==> flow/design.v <==
module top #(parameter WIDTH = 32)
(
	input				   clk,
	input				   rst,
	input 				   div_ready,
	input 				   div_datavalid_i,
	input 	   [WIDTH-1:0] div_dividend_i,
	input 	   [WIDTH-1:0] div_divisor_i,
	output reg 		 	   div_doing_o,
	output reg 		 	   div_qrvalid_o,
	output reg [WIDTH-1:0] div_quotient_o,
	output reg [WIDTH-1:0] div_remainder_o
);
reg [2*WIDTH  :0] div_remainder_r 	[WIDTH-1:0];
reg [2*WIDTH-1:0] div_divisor_r   	[WIDTH-1:0];
reg [  WIDTH-1:0] div_quotient_r  	[WIDTH-1:0];
reg               div_data_valid_r 	[WIDTH-1:0];
reg 		 	  div_qrvalid_r;
reg [WIDTH-1:0]   div_quotiento_r;
reg [WIDTH-1:0]   div_remaindero_r;
always @(posedge clk) begin
    if (rst) begin
    	div_doing_o <= 1'b0;
    end
    else if (div_qrvalid_o) begin
      	div_doing_o <= 1'b0;
    end
    else if(div_datavalid_i) begin
      	div_doing_o <= 1'b1;
    end
end
always @(posedge clk ) begin
	if (rst) begin
    	div_quotient_o 	<= 1'b0;
		div_remainder_o	<= 0;
		div_qrvalid_o	<=0;
    end
	else if (div_ready)begin
		div_quotient_o 	<= 1'b0;
		div_remainder_o	<= 0;
		div_qrvalid_o	<=0;
	end
	else if(div_qrvalid_r)begin
		div_quotient_o 	<= div_quotiento_r;
		div_remainder_o	<= div_remaindero_r;
		div_qrvalid_o	<= div_qrvalid_r;
	end
end
genvar div_m_var;
always @ (posedge clk ) begin
	if (rst) begin
		div_remainder_r	[0] <= {2*WIDTH+1{1'b0}};
		div_divisor_r  	[0] <= {2*WIDTH  {1'b0}};
		div_quotient_r 	[0] <= {  WIDTH  {1'b0}};
		div_data_valid_r[0] <=            1'b0  ;
	end else if (div_datavalid_i) begin
		if (|div_divisor_i) begin 
			div_remainder_r	[0] 	<= (div_dividend_i<<1) - (div_divisor_i<<WIDTH);
			div_divisor_r  	[0] 	<= div_divisor_i<<WIDTH;
			div_quotient_r 	[0] 	<= {  WIDTH  {1'b0}};
			div_data_valid_r[0] 	<=            1'b1  ;
		end else begin
			div_remainder_r	[0] 	<= {2*WIDTH+1{1'b0}};
			div_divisor_r  	[0] 	<= {2*WIDTH  {1'b0}};
			div_quotient_r 	[0] 	<= {  WIDTH  {1'b0}};
			div_data_valid_r[0] 	<=            1'b0  ;
		end
	end else begin
		div_remainder_r	[0]		<= {2*WIDTH+1{1'b0}};
		div_divisor_r  	[0]		<= {2*WIDTH  {1'b0}};
		div_quotient_r 	[0]		<= {  WIDTH  {1'b0}};
		div_data_valid_r[0]		<=            1'b0  ;
	end
end
generate
for (div_m_var=1;div_m_var<WIDTH;div_m_var=div_m_var+1) begin: calculate_cycle
	always @ (posedge clk ) begin
		if (rst) begin
			div_remainder_r[div_m_var] 	<= {2*WIDTH+1{1'b0}};
			div_divisor_r  [div_m_var] 	<= {2*WIDTH  {1'b0}};
			div_quotient_r [div_m_var] 	<= {  WIDTH  {1'b0}};
			div_data_valid_r[div_m_var] <=            1'b0  ;
		end else if (div_data_valid_r[div_m_var-1]) begin
			if (div_remainder_r[div_m_var-1][2*WIDTH]) begin 
				div_remainder_r[div_m_var] <= ((div_remainder_r[div_m_var-1]+div_divisor_r[div_m_var-1])<<1) - div_divisor_r[div_m_var-1];
				div_divisor_r  [div_m_var] <= div_divisor_r  [div_m_var-1];
				div_quotient_r [div_m_var] <= div_quotient_r [div_m_var-1]<<1 ;
				div_data_valid_r[div_m_var] <= div_data_valid_r[div_m_var-1];
			end else begin 
				div_remainder_r[div_m_var] <= (div_remainder_r[div_m_var-1]<<1) - div_divisor_r[div_m_var-1];
				div_divisor_r  [div_m_var] <= div_divisor_r  [div_m_var-1];
				div_quotient_r [div_m_var] <= (div_quotient_r [div_m_var-1]<<1) + 1'b1;
				div_data_valid_r[div_m_var] <= div_data_valid_r[div_m_var-1];
			end
		end else begin
			div_remainder_r[div_m_var] <= div_remainder_r[div_m_var-1];
			div_divisor_r  [div_m_var] <= div_divisor_r  [div_m_var-1];
			div_quotient_r [div_m_var] <= div_quotient_r [div_m_var-1];
			div_data_valid_r[div_m_var] <= div_data_valid_r[div_m_var-1];
		end
	end
end
endgenerate
always @ (posedge clk ) begin
	if (rst) begin
		div_remaindero_r <= {WIDTH{1'b0}};
		div_remaindero_r  <= {WIDTH{1'b0}};
		div_qrvalid_r  <=        1'b0  ;
	end else if (div_data_valid_r[WIDTH-1]) begin
		if (div_remainder_r[WIDTH-1][2*WIDTH]) begin
			div_remaindero_r <= (div_remainder_r[WIDTH-1]+div_divisor_r[WIDTH-1])>>WIDTH;
			div_quotiento_r  <= div_quotient_r [WIDTH-1]<<1;
			div_qrvalid_r  <= div_data_valid_r[WIDTH-1];
		end else begin
			div_remaindero_r <= div_remainder_r[WIDTH-1]>>WIDTH;
			div_quotiento_r  <= (div_quotient_r [WIDTH-1]<<1) + 1'b1;
			div_qrvalid_r  <= div_data_valid_r[WIDTH-1];
		end
	end else begin
			div_qrvalid_r  <= div_data_valid_r[WIDTH-1];
	end
end
endmodule
# From RTL to reports: top
# The steps from the RTL of top to its reports follow in flow order.
# Lines are those of the file above, counted from 1.
# Operators carry their Yosys type and port widths (W data, S select, Z words).
# Library cell names are shortened.
# The mark -- stands for no value.
# design
design,top
clk_port,clk
library,sky130hd
corner,tt_025C_1v80

# Elaborated design
# Source: Yosys, flattened and elaborated. Widths are those after wreduce. Registers that Yosys merges into a memory's read port (data or address) are not register bits. Print and check cells do not count. Equal cells are merged and count once.
# bits
reg_bits,4198
input_bits,68
out_inout_bits,66
wordCells,398
# classes
add_sub_neg,126
muxes,126
n_logic,4
reduce_and_logical,7
# op_table
op,n
$sub A65 B64 Y65,62
$mux W65,62
$add A64 B64 Y64,32
$mux W31,58
$add A31 B1 Y31 const B,29
$sub A33 B64 Y65,1
$mux W32,2
$add A32 B1 Y32 const B,1
$reduce_or A32 Y1,1
$reduce_or A2 Y1,4
$mux W3,2
$not A1 Y1,4
$add A2 B1 Y3 const B,1
$reduce_or A3 Y1,1
$reduce_and A2 Y1,1
$mux W1,2

# Depth
# Depth = most cells in a row (Yosys ltp): at word level without a register or memory, in the mapped netlist without a sequential cell, where the memories' decode and read muxes count.
# logic_depth
depth_word,4
ABC_AREA,1
mapped_depth,29

# Mapped cells and area
# Yosys stat after the flow's synthesis: flattened, memories mapped to cells. It holds for the ABC_AREA given above (unset counts as 0); a run with the other value may have another netlist.
# Totals and module areas in this step are rounded.
# types
cell,n,area_total_um2
dfxtp_1,3203,6.41E+04
nand2_1,7453,2.8E+04
ha_1,1986,2.48E+04
nor2_1,6424,2.41E+04
inv_1,4619,1.73E+04
o21ai_0,3376,1.69E+04
a21oi_1,3158,1.58E+04
nand3_1,1856,9.29E+03
xor2_1,518,4.54E+03
xnor2_1,497,4.35E+03
clkbuf_1,909,3.41E+03
o21bai_1,400,3002.88
nor3_1,485,2.43E+03
a21o_1,276,2.07E+03
or2_2,295,1845.52
a31oi_1,222,1.39E+03
fa_1,63,1261.21
nand4_1,189,1.18E+03
# Not listed: further types 38, cells in them 1071.
# mapped
cell_count,37000
mapped_area_um2,234000
sequential_area_um2,65100
ffs,3235
buffers,994

# Path before layout
# Source: OpenSTA report_checks on the synthesized netlist (no wires, ideal clock, input and output delay 20% of the period each), path of least setup slack; recovery checks are left aside. Register names are those of the netlist, which keeps one name where synthesis merged equal registers.
# synth_timing
path_type,input -> register
startpoint,input rst
endpoint,register div_quotiento_r[0]
period_ps,7500
in_delay_ps,1500
setup_time_ps,421
t_first_pin_ps,1500
t_arrival_ps,3635
required_time_ps,7079
path_slack_ps,3444
path_delay_ps,2556
path_stages,5
synth_period_reached_ps,4056
# "path_delay_ps" is the arrival time less input delay plus setup time.
# "path_stages": output pins that drive a net of the path, with the launching flip-flop's if there is one; two outputs of one cell count as two.
# "synth_period_reached_ps" = period - worst setup slack (recovery checks aside). The figure is calculated, with input and output delays left at 20% of the set period.
# The rows between start and end are the longest chain of elaborated cells between them; the timing report does not say that the signal goes this way. Where chains are equally long, one stands for them.
# Each line given opens the expression or statement behind the cell; cells for indexed reads and writes are added by Yosys, which also makes memories of some case tables.
# synth_via
path_cell_list,buf_2 > clkbuf_1 > clkbuf_1 > clkbuf_1 > nor2_1
elab_chain_len,2
cells_between,2
cone_classes,logic: 1; reduce/logical: 1
# synth_rtl
item,line_no,rtl
from (decl),4,"input rst,"
$not A1 Y1,--,
$reduce_and A2 Y1,--,
to (assign),112,div_quotiento_r <= div_quotient_r [WIDTH-1]<<1;
to (assign),116,div_quotiento_r <= (div_quotient_r [WIDTH-1]<<1) + 1'b1;
to (decl),19,reg [WIDTH-1:0]   div_quotiento_r;

# Path in the finished layout
# From the final timing report of flow run 1: the path of least setup slack in the routed layout; clock arrival at registers is part of the times.
# The path's times are printed in steps of 10 ps; the period is the one set.
# layout_timing
path_type,register -> register
startpoint,register div_divisor_r[7][32]
endpoint,register div_remainder_r[8][62]
period_ps,7500
setup_time_ps,120
t_first_pin_ps,970
t_arrival_ps,6660
required_time_ps,8370
path_slack_ps,1710
path_stages,21
# The rows between start and end are the longest chain of elaborated cells between them; the timing report does not say that the signal goes this way. Where chains are equally long, one stands for them.
# At most two assigning lines are given for a register; there are more.
# layout_via
path_cell_list,dfxtp_1 > ha_1 > inv_1 > fa_1 > inv_1 > nand3_1 > nand2_1 > a21oi_1 > o21ai_1 > a21oi_1 > or2_2 > a31oi_1 > ha_1 > a21oi_1 > o21ai_0 > a21oi_1 > nor2_1 > nor3_1 > a21oi_1 > o21ai_0 > inv_1
elab_chain_len,4
cells_between,5
cone_classes,add/sub: 3; mux: 2
# layout_rtl
item,line_no,rtl
from (decl),15,reg [2*WIDTH-1:0] div_divisor_r [WIDTH-1:0];
from (assign),86,div_divisor_r [div_m_var] <= div_divisor_r [div_m_var-1];
from (assign),91,div_divisor_r [div_m_var] <= div_divisor_r [div_m_var-1];
$add A64 B64 Y64,85,div_remainder_r[div_m_var] <= ((div_remainder_r[div_m_var-1]+div_divisor_r[div_m_var-1])<<1) - div_divisor_r[d ...
$sub A65 B64 Y65,85,
$mux W65,84,if (div_remainder_r[div_m_var-1][2*WIDTH]) begin
$mux W65,83,end else if (div_data_valid_r[div_m_var-1]) begin
to (assign),85,
to (assign),90,div_remainder_r[div_m_var] <= (div_remainder_r[div_m_var-1]<<1) - div_divisor_r[div_m_var-1];
to (decl),14,reg [2*WIDTH :0] div_remainder_r [WIDTH-1:0];

# Design top on sky130hd. What follows are 4 stored runs of the flow, each under its own settings; their order means nothing. The constraints put input and output delay at 20% of the set period each and load the outputs with 0.01 pF.
# "period_less_ws_ps" means the clock period less the worst setup slack. The figure is calculated, with input and output delays left at 20% of the set period.
# "critical_path_time_ps" = time allowed to the worst setup path (clock period - input delay - output delay, where it has them) - its slack; a late launch clock adds to it, a late capture clock takes from it.
# "critical_path_time_ps" is given in steps of 10 ps.
# Results are given in rounded form.
# A setting shown as - is not set for that run.
# A result given as - is not shown for that run.
run name,ABC_AREA,CELL_PAD_IN_SITES_DETAIL_PLACEMENT,CORE_ASPECT_RATIO,GPL_TIMING_DRIVEN,MAX_ROUTING_LAYER,SLEW_MARGIN,period_ns,CAP_MARGIN,CORE_MARGIN,CORE_UTILIZATION,CTS_CLUSTER_DIAMETER,MIN_ROUTING_LAYER,SETUP_SLACK_MARGIN,CTS_CLUSTER_SIZE,GPL_ROUTABILITY_DRIVEN,TNS_END_PERCENT,CELL_PAD_IN_SITES_GLOBAL_PLACEMENT,PLACE_DENSITY_LB_ADDON,timing.setup.tns_ps,fin_util_pct,final_die_area_um2,critical_path_time_ps,worst_setup_path_type,period_less_ws_ps,final_hold_ws_ps,synthesis_area_um2,ws_setup_ps
flow run 1,1,1,1.66,0,met5,35,7.5,20,2,40,-,-,-,-,-,-,-,-,0,44.3,591000,5790,register -> register,5787,396,234000,1710
flow run 2,-,-,1.47,1,-,20,9.34,20,8,37,150,met2,-0.77,-,-,-,-,-,0,40.9,588000,7250,register -> register,7250,397,208000,2090
flow run 3,-,2,0.66,0,-,20,7.5,20,2,47,256,met1,-,29,0,65,-,-,-,-,-,-,-,-,-,-,-
flow run 4,-,2,-,-,met4,5,6.35,20,2,36,152,met2,-,-,-,90,0,0.15,0,40.4,585000,6080,register -> register,6076,400,208000,274
# Flow run 3: unfinished; error DPL-0033 in placement
